==> flow/design.v <==
module DirectMappedCache #( parameter       BLOCK_SIZE = 32,
                            parameter       NUM_OF_BLOCKS_PER_LINE = 4,
                            parameter       NUM_OF_CACHE_LINES = 4,
                            parameter       ADDRESS_SIZE = 32
                            )
(
input rst_n_i, clk_i, read_i, write_i, write_line_i, read_line_i,
input [ADDRESS_SIZE - 1: 0] address_i,
input [BLOCK_SIZE - 1: 0] data_i,
input [NUM_OF_BLOCKS_PER_LINE*BLOCK_SIZE - 1 : 0] line_i,  
output reg [BLOCK_SIZE - 1: 0] data_o,
output reg [NUM_OF_BLOCKS_PER_LINE*BLOCK_SIZE - 1 : 0] line_o,
output reg [ADDRESS_SIZE - 1: 0]                        address_o,
output reg hit_o, read_flush_o, read_fetch_o, write_flush_o, write_fetch_o
);
reg rst_n_reg, read_reg, write_reg, write_line_reg, read_line_reg;
reg [ADDRESS_SIZE - 1: 0] address_reg;
reg [BLOCK_SIZE - 1: 0] data_i_reg;
reg [NUM_OF_BLOCKS_PER_LINE*BLOCK_SIZE - 1 : 0] line_i_reg;
localparam BLOCK_OFFSET_LENGTH = $clog2(NUM_OF_BLOCKS_PER_LINE);
localparam INDEX_LENGTH = $clog2(NUM_OF_CACHE_LINES);
localparam TAG_LENGTH = ADDRESS_SIZE - BLOCK_OFFSET_LENGTH - INDEX_LENGTH;
localparam DIRTY_BIT = 1'b1;  
localparam VALID_BIT = 1'b1;  
localparam CACHE_LINE_LENGTH = DIRTY_BIT + VALID_BIT + TAG_LENGTH + NUM_OF_BLOCKS_PER_LINE * BLOCK_SIZE;
localparam DIRTY_BIT_INDEX = CACHE_LINE_LENGTH - 1;
localparam VALID_BIT_INDEX = CACHE_LINE_LENGTH - 1 - DIRTY_BIT;
localparam TAG_INDEX = CACHE_LINE_LENGTH -1 - DIRTY_BIT - VALID_BIT;
wire [BLOCK_OFFSET_LENGTH - 1: 0] block_offset;
wire [INDEX_LENGTH - 1: 0] index;
wire [TAG_LENGTH - 1: 0] tag;
reg  [CACHE_LINE_LENGTH - 1: 0] cache [NUM_OF_CACHE_LINES - 1: 0];  
integer i;
assign index = address_reg[INDEX_LENGTH + BLOCK_OFFSET_LENGTH - 1 -: INDEX_LENGTH];
assign block_offset = address_reg[BLOCK_OFFSET_LENGTH - 1 -: BLOCK_OFFSET_LENGTH];
assign tag = address_reg[ADDRESS_SIZE - 1 -: TAG_LENGTH];
always @(posedge clk_i) begin
     rst_n_reg <= rst_n_i;
     read_reg <= read_i;
     write_reg <= write_i;
     write_line_reg <= write_line_i;
     read_line_reg <= read_line_i;
     address_reg <= address_i;
     data_i_reg <= data_i;
     line_i_reg <= line_i;
end
always @(posedge clk_i ) begin  
    if(!rst_n_reg) begin
        hit_o <= 0;
        read_flush_o <= 0;
        read_fetch_o <= 0;
        write_flush_o <= 0;
        write_fetch_o <= 0;
        for(i = 0; i < NUM_OF_CACHE_LINES; i = i + 1) begin
            cache[i][VALID_BIT_INDEX] <= 0;
        end
    end
    hit_o <= 0;
    read_flush_o <= 0;
    read_fetch_o <= 0;
    write_flush_o <= 0;
    write_fetch_o <= 0;
    if(read_reg) begin 
        if(cache[index][VALID_BIT_INDEX] && cache[index][TAG_INDEX -: TAG_LENGTH] == tag) begin
            hit_o <= 1;
            data_o <= cache[index][block_offset*BLOCK_SIZE + BLOCK_SIZE - 1 -: BLOCK_SIZE];
        end
        else if(cache[index][VALID_BIT_INDEX] && cache[index][DIRTY_BIT_INDEX] && !(cache[index][TAG_INDEX -: TAG_LENGTH] == tag)) begin
            read_flush_o <= 1;
        end
        else if(cache[index][VALID_BIT_INDEX] && !cache[index][DIRTY_BIT_INDEX] && !(cache[index][TAG_INDEX -: TAG_LENGTH] == tag)) begin
            read_fetch_o <= 1;
        end
        else if(!cache[index][VALID_BIT_INDEX]) begin
            read_fetch_o <= 1;
        end
    end
    if(write_reg) begin
        if(cache[index][VALID_BIT_INDEX] && cache[index][TAG_INDEX -: TAG_LENGTH] == tag) begin
            hit_o <= 1;
            read_flush_o <= 0;
            read_fetch_o <= 0;
            write_flush_o <= 0;
            write_fetch_o <= 0;
            cache[index][ DIRTY_BIT_INDEX ] <= 1;
            cache[index][ block_offset*BLOCK_SIZE + BLOCK_SIZE - 1 -: BLOCK_SIZE] <= data_i_reg;
        end
        else if(cache[index][VALID_BIT_INDEX] && cache[index][DIRTY_BIT_INDEX] && !(cache[index][TAG_INDEX -: TAG_LENGTH] == tag)) begin
            hit_o <= 0;
            read_flush_o <= 0;
            read_fetch_o <= 0;
            write_flush_o <= 1;
            write_fetch_o <= 0;
        end
        else if(cache[index][VALID_BIT_INDEX] && !cache[index][DIRTY_BIT_INDEX] && !(cache[index][TAG_INDEX -: TAG_LENGTH] == tag)) begin
            hit_o <= 0;
            read_flush_o <= 0;
            read_fetch_o <= 0;
            write_flush_o <= 0;
            write_fetch_o <= 1;
        end
        else if(!cache[index][VALID_BIT_INDEX]) begin
            hit_o <= 0;
            read_flush_o <= 0;
            read_fetch_o <= 0;
            write_flush_o <= 0;
            write_fetch_o <= 1;
        end
        else begin
            hit_o <= 0;
            read_flush_o <= 0;
            read_fetch_o <= 0;
            write_flush_o <= 0;
            write_fetch_o <= 0;
        end
    end
    if(write_line_reg) begin
        cache[index] <= {1'b0, 1'b1, tag, line_i_reg};
    end
    if(read_line_reg) begin
        hit_o <= 1;
        read_flush_o <= 0;
        read_fetch_o <= 0;
        write_flush_o <= 0;
        write_fetch_o <= 0;
        line_o <= cache[index][(TAG_INDEX - TAG_LENGTH) -: NUM_OF_BLOCKS_PER_LINE*BLOCK_SIZE];
        address_o <= { cache[index][ TAG_INDEX -: TAG_LENGTH ], index, {BLOCK_OFFSET_LENGTH{1'b0}}};
    end
end
endmodule
module DMC_Controller #(
                            parameter       BLOCK_SIZE = 32,
                            parameter       NUM_OF_BLOCKS_PER_LINE = 4,
                            parameter       NUM_OF_CACHE_LINES = 4,
                            parameter       ADDRESS_SIZE = 32
)
(
input                                                   clk_i,
input                                                   rst_n_i,
input                                                   write_i,
input                                                   read_i,
input                                                   hit_i,
input                                                   start_from_CPU_i,
input                                                   read_flush_i,
input                                                   read_fetch_i,
input                                                   write_flush_i,
input                                                   write_fetch_i,
input       [ADDRESS_SIZE - 1: 0]                       address_from_CPU_i,
input       [ADDRESS_SIZE - 1: 0]                       address_from_cache_i,
input       [BLOCK_SIZE - 1: 0]                         data_from_CPU_i,
input       [BLOCK_SIZE - 1: 0]                         data_from_cache_i,
input       [BLOCK_SIZE - 1: 0]                         data_from_memory_i,
input       [NUM_OF_BLOCKS_PER_LINE*BLOCK_SIZE - 1: 0]  line_i,
output  reg [BLOCK_SIZE - 1: 0]                         data_to_CPU_o,
output  reg [BLOCK_SIZE - 1: 0]                         data_to_cache_o,
output  reg [BLOCK_SIZE - 1: 0]                         data_to_memory_o,
output  reg [NUM_OF_BLOCKS_PER_LINE*BLOCK_SIZE - 1: 0]  line_o,
output  reg [ADDRESS_SIZE - 1: 0]                       address_to_cache_o,
output  reg [ADDRESS_SIZE - 1: 0]                       address_to_memory_o,
output  reg                                             ready_to_CPU_o,
output  reg                                             mem_read_o,
output  reg                                             mem_write_o,
output  reg                                             read_o,
output  reg                                             read_line_o,
output  reg                                             write_o,
output  reg                                             write_line_o
        );
localparam HIT = 0;
localparam READ_FLUSH = 1;
localparam READ_FETCH = 2;
localparam WRITE_FLUSH = 3;
localparam WRITE_FETCH = 4;
localparam READY = 0;
localparam READ = 1;
localparam READ_RESPONSE = 2;
localparam WRITE = 3;
localparam WRITE_RESPONSE = 4;
localparam FLUSH_CACHE_LINE = 5;
localparam READ_LINE = 6;
localparam WRITE_TO_MEM = 7;
localparam READ_FROM_MEM = 8;
localparam WAIT_MEM_READ = 9;
localparam RECEIVE_FROM_MEM = 10;
localparam WRITE_LINE = 11;
reg [$clog2(NUM_OF_BLOCKS_PER_LINE): 0] block_count;
reg [NUM_OF_BLOCKS_PER_LINE*BLOCK_SIZE - 1: 0] local_line;
reg [ADDRESS_SIZE - 1: 0] address_reg, address_from_cache_reg;
reg [BLOCK_SIZE - 1: 0] data_from_CPU_reg, data_from_cache_reg;
reg read_reg, write_reg;
reg [5:0] state;
wire [4:0] response;  
wire [ADDRESS_SIZE - 1: 0] line_address = {address_reg[ADDRESS_SIZE - 1: $clog2(NUM_OF_BLOCKS_PER_LINE)], {$clog2(NUM_OF_BLOCKS_PER_LINE){1'b0}}};
integer i;
always@(posedge clk_i) begin
    if(!rst_n_i) begin
        state <= READY;
        ready_to_CPU_o <= 0;
        mem_read_o <= 0;
        mem_write_o <= 0;
        read_o <= 0;
        read_line_o <= 0;
        write_o <= 0;
        write_line_o <= 0;
    end
    else
    case(state)
        READY: begin
            data_to_CPU_o <= data_from_cache_reg;  
            ready_to_CPU_o <= 1;
            if(start_from_CPU_i) begin
                address_reg <= address_from_CPU_i;
                data_from_CPU_reg <= data_from_CPU_i;
                read_reg <= read_i;
                write_reg <= write_i;
                ready_to_CPU_o <= 0;
                block_count <= 0;
                if(read_i) begin
                    state <= READ;
                end
                else if(write_i) begin
                    state <= WRITE;
                end
                else begin  
                    state <= READY;
                    $display("START RECEIEVED FROM CPU WITH NO INSTRUCTION");
                end
            end
        end
        READ: begin
            read_o <= 1;
            address_to_cache_o <= address_reg;
            state <= READ_RESPONSE;
            write_line_o <= 0;
        end
        READ_RESPONSE: begin
            read_o <= 0;
            if(hit_i == 1) begin
                data_from_cache_reg <= data_from_cache_i;
                state <= READY;
            end
            else if(read_flush_i == 1) begin
                state <= FLUSH_CACHE_LINE;
            end
            else if(read_fetch_i == 1) begin
                state <= READ_FROM_MEM;
            end
            else begin
                state <= READ_RESPONSE;
            end
        end
        WRITE: begin
            data_to_cache_o <= data_from_CPU_reg;
            write_o <= 1;
            address_to_cache_o <= address_reg;
            write_line_o <= 0;
            state <= WRITE_RESPONSE;
        end
        WRITE_RESPONSE: begin
            write_o <= 0;
            if(hit_i == 1) begin
                state <= READY;
            end
            else if(write_flush_i == 1) begin
                state <= FLUSH_CACHE_LINE;
            end
            else if(write_fetch_i == 1) begin
                state <= READ_FROM_MEM;
            end
            else begin
                state <= WRITE_RESPONSE;
            end
        end
        FLUSH_CACHE_LINE: begin
            address_to_cache_o <= address_reg;
            read_line_o <= 1;
            state <= READ_LINE;
        end
        READ_LINE: begin
            read_line_o <= 0;
            if(hit_i == 1) begin
                local_line <= line_i;
                address_from_cache_reg <= address_from_cache_i;
                state <= WRITE_TO_MEM;
            end
        end
        WRITE_TO_MEM: begin
            block_count <= block_count + 1;
            if(block_count < NUM_OF_BLOCKS_PER_LINE) begin  
                mem_write_o <= 1;
                data_to_memory_o <= local_line[block_count*BLOCK_SIZE + BLOCK_SIZE  - 1 -: BLOCK_SIZE];   
                address_to_memory_o <= (address_from_cache_reg + block_count);
            end
            else begin
                block_count <= 0;
                mem_write_o <= 0;
                state <= READ_FROM_MEM;
            end
        end
        READ_FROM_MEM: begin
            mem_read_o <= 1;
            address_to_memory_o <= (line_address + block_count);
            state <= WAIT_MEM_READ;
        end
        WAIT_MEM_READ: begin
            mem_read_o <= 0;
            state <= RECEIVE_FROM_MEM;
        end
        RECEIVE_FROM_MEM: begin
            if(block_count < NUM_OF_BLOCKS_PER_LINE)
                local_line[(block_count * BLOCK_SIZE) + BLOCK_SIZE - 1 -: BLOCK_SIZE]  <= data_from_memory_i;
            block_count <= block_count + 1;
            if(block_count < NUM_OF_BLOCKS_PER_LINE) begin
                state <= READ_FROM_MEM;
            end
            else begin
                block_count <= 0;
                state <= WRITE_LINE;
            end
        end
        WRITE_LINE: begin
            line_o <= local_line;
            write_line_o <= 1;
            address_to_cache_o <= address_reg;
            if(read_reg) begin
                state <= READ;
            end
            else if(write_reg) begin
                state <= WRITE;
            end
            else begin
                $display("GOT TO WRITE_LINE WITH INVALID INSTRUCTION");
                state <= READY;
            end
        end
    endcase
end
endmodule
module dmc_top (
    input         clk_i,
    input         rst_n_i,
    input         start_i,
    input         read_i,
    input         write_i,
    input  [31:0] address_i,
    input  [31:0] data_i,
    output [31:0] data_o,
    output        ready_o,
    output        mem_read_o,
    output        mem_write_o,
    output [31:0] mem_address_o,
    output [31:0] mem_data_o,
    input  [31:0] mem_data_i
);
localparam BLOCK_SIZE = 32;
localparam NUM_OF_BLOCKS_PER_LINE = 4;
localparam NUM_OF_CACHE_LINES = 4;
localparam ADDRESS_SIZE = 32;
localparam LINE_SIZE = NUM_OF_BLOCKS_PER_LINE * BLOCK_SIZE;
wire hit, read_flush, read_fetch, write_flush, write_fetch;
wire cache_read, cache_write, cache_read_line, cache_write_line;
wire [BLOCK_SIZE - 1: 0]   data_from_cache, data_to_cache;
wire [ADDRESS_SIZE - 1: 0] address_from_cache, address_to_cache;
wire [LINE_SIZE - 1: 0]    line_from_cache, line_to_cache;
DMC_Controller #(.BLOCK_SIZE(BLOCK_SIZE), .NUM_OF_BLOCKS_PER_LINE(NUM_OF_BLOCKS_PER_LINE),
                 .NUM_OF_CACHE_LINES(NUM_OF_CACHE_LINES), .ADDRESS_SIZE(ADDRESS_SIZE)) controller (
    .clk_i(clk_i),
    .rst_n_i(rst_n_i),
    .write_i(write_i),
    .read_i(read_i),
    .hit_i(hit),
    .start_from_CPU_i(start_i),
    .read_flush_i(read_flush),
    .read_fetch_i(read_fetch),
    .write_flush_i(write_flush),
    .write_fetch_i(write_fetch),
    .address_from_CPU_i(address_i),
    .address_from_cache_i(address_from_cache),
    .data_from_CPU_i(data_i),
    .data_from_cache_i(data_from_cache),
    .data_from_memory_i(mem_data_i),
    .line_i(line_from_cache),
    .data_to_CPU_o(data_o),
    .data_to_cache_o(data_to_cache),
    .data_to_memory_o(mem_data_o),
    .line_o(line_to_cache),
    .address_to_cache_o(address_to_cache),
    .address_to_memory_o(mem_address_o),
    .ready_to_CPU_o(ready_o),
    .mem_read_o(mem_read_o),
    .mem_write_o(mem_write_o),
    .read_o(cache_read),
    .read_line_o(cache_read_line),
    .write_o(cache_write),
    .write_line_o(cache_write_line)
);
DirectMappedCache #(.BLOCK_SIZE(BLOCK_SIZE), .NUM_OF_BLOCKS_PER_LINE(NUM_OF_BLOCKS_PER_LINE),
                    .NUM_OF_CACHE_LINES(NUM_OF_CACHE_LINES), .ADDRESS_SIZE(ADDRESS_SIZE)) cache (
    .rst_n_i(rst_n_i),
    .clk_i(clk_i),
    .read_i(cache_read),
    .write_i(cache_write),
    .write_line_i(cache_write_line),
    .read_line_i(cache_read_line),
    .address_i(address_to_cache),
    .data_i(data_to_cache),
    .line_i(line_to_cache),
    .data_o(data_from_cache),
    .line_o(line_from_cache),
    .address_o(address_from_cache),
    .hit_o(hit),
    .read_flush_o(read_flush),
    .read_fetch_o(read_fetch),
    .write_flush_o(write_flush),
    .write_fetch_o(write_fetch)
);
endmodule
# From RTL to reports: dmc_top
# The steps from the RTL of dmc_top to its reports follow in flow order.
# Line numbers count from 1 in the design file above.
# Operators: Yosys type, input widths -> output width; for muxes data width and select width s.
# Library cell names are shortened.
# The mark -- stands for no value.
# design
top_module,dmc_top
clock,clk_i
lib,sky130hd
pvt_corner,tt_025C_1v80

# Elaborated design
# Yosys after proc, flatten, opt, wreduce and memory -nomap, before mapping. Print and check cells are not counted. Equal cells are merged and count once.
# Yosys's memory passes give these memory sizes; they may raise the number of words (mostly to a power of two), join words into wider ones and drop unused or constant bits.
# word_totals
regBits,952
ramBits,632
memories,1
input_bits,101
output_inout_bits,99
wordCells,492
# op_classes
add_sub_neg,12
n_cmp,1
n_eq,17
shifts,6
muxes,218
logic,164
reduce_and_logical,35
# mem_list
memory,size,width,line_no,source
cache.cache,4,158,32,reg  [CACHE_LINE_LENGTH - 1: 0] cache [NUM_OF_CACHE_LINES - 1: 0];
# op_table
op,count
$mux 158,8
$pmux 128 s2,1
$mux 128,2
$mux 1,182
$or 1x1->1,159
$shiftx 158x32->32,1
$shl 32x32->158,1
$shl 32x32->158 const A,1
$and 128x128->128,1
$or 128x128->128,1
$shiftx 128x32->32,1
$not 128->128,1
$shift 32x33->128,1
$shift 32x33->128 const A,1
$pmux 6 s12,1
$add 32x1->32 const B,2
$sub 32x1->32 const B,2
$add 32x3->32,2
$sub 32x6->32 const B,2
$pmux 32 s2,1
$mux 6,9
$neg 32->33,1
$mux 32,1
$eq 28x28->1,1
$eq 6x3->1 const B,4
$eq 6x4->1 const B,4
$reduce_and 3->1,6
$reduce_bool 2->1,7
# Other operator kinds: 24; their cells: 49.

# Longest topological paths
# Longest topological path by Yosys (ltp), each cell counted once; first at word level (registers and memories cut), then after technology mapping (sequential cells cut; the memories' decode and read muxes count).
# depth
ltp_word,11
ABC_AREA,0
ltp_mapped,15
depth_no_buf,10

# After synthesis
# The flow's flattened synthesis, as Yosys stat reports it; memories are mapped. The netlist is that of the ABC_AREA named above (0 if unset); the other value can give another one.
# The area totals of this step are shown rounded.
# types
cell_type,count,type_area_um2
edfxtp_1,1365,4.1E+04
mux4_2,218,4.91E+03
dfxtp_1,225,4504.32
a22o_1,133,1.16E+03
mux2i_1,115,1.15E+03
a21oi_1,149,745.715
nor2_1,157,589.315
clkbuf_1,106,397.882
xnor2_1,38,332.819
a22oi_1,39,292.781
and2_1,42,262.752
nor2b_1,34,212.704
xor2_1,23,201.443
nand2_1,35,131.376
nand3_1,22,110.106
buf_2,19,95.091
a211oi_1,10,75.072
ha_1,6,75.072
# Other cell types: 41; their cells: 134.
# synth_totals
mapped_cells,2870
synth_area_mm2,0.0572
sequential_area_mm2,0.0455
ffs,1590
n_buf,145
# By module: a second synthesis without flattening, with its own total; a netlist apart from the flattened one above.
# hier_totals
hier_cells,2903
hier_area_mm2,0.0578
# Rows give one instance, submodules left out.
# by_module
module,n_inst,n_cells,area_mm2,mod_seq_area_mm2
DirectMappedCache,1,1554,0.0353,0.0287
DMC_Controller,1,1349,0.0225,0.0169
dmc_top,1,0,0,0

# Design dmc_top on sky130hd. What follows are 6 stored runs of the flow, each under its own settings; their order means nothing. The constraints put input and output delay at 20% of the set period each and load the outputs with 0.01 pF.
# "achieved_period_ns" = clock period - worst setup slack. The figure is calculated, with input and output delays left at 20% of the set period.
# The measured numbers are rounded.
# Among the settings, n/a means not set for that run.
# A result given as n/a is not shown for that run.
run name,ABC_AREA,CELL_PAD_IN_SITES_DETAIL_PLACEMENT,CELL_PAD_IN_SITES_GLOBAL_PLACEMENT,CORE_ASPECT_RATIO,CORE_MARGIN,CTS_CLUSTER_DIAMETER,GPL_TIMING_DRIVEN,MAX_ROUTING_LAYER,MIN_ROUTING_LAYER,SETUP_SLACK_MARGIN,SLEW_MARGIN,TNS_END_PERCENT,period_ns,CAP_MARGIN,CORE_UTILIZATION,dieArea_mm2,achieved_period_ns,total_negative_slack_ns,final_util_pct,synth_chip_area_mm2,worst_setup_slack_ns
run A,0,2,2,0.56,4,268,0,met5,met2,1.54,25,90,5.3,20,40,0.149,4.291,0.000,50.8,0.0572,1.01
run B,n/a,2,n/a,n/a,2,n/a,n/a,n/a,n/a,n/a,20,n/a,5.3,20,40,0.146,4.761,0.000,47.5,0.0572,0.539
run C,1,2,n/a,0.56,4,140,0,met5,met2,1.54,25,90,5.3,20,40,n/a,n/a,n/a,n/a,n/a,n/a
run D,n/a,2,n/a,n/a,4,140,0,met4,n/a,n/a,25,n/a,5.3,20,40,0.149,5.241,0.000,48.9,0.0572,0.059
run E,1,2,n/a,0.85,4,140,0,met4,met2,n/a,25,n/a,5.3,20,40,n/a,n/a,n/a,n/a,n/a,n/a
run F,n/a,n/a,n/a,n/a,2,n/a,n/a,n/a,n/a,0.15,20,n/a,4.19,20,40,0.146,3.662,0.000,48.0,0.0572,0.528
# Run C: unfinished; error GRT-0116 in routing
# Run E: unfinished; error GRT-0116 in routing
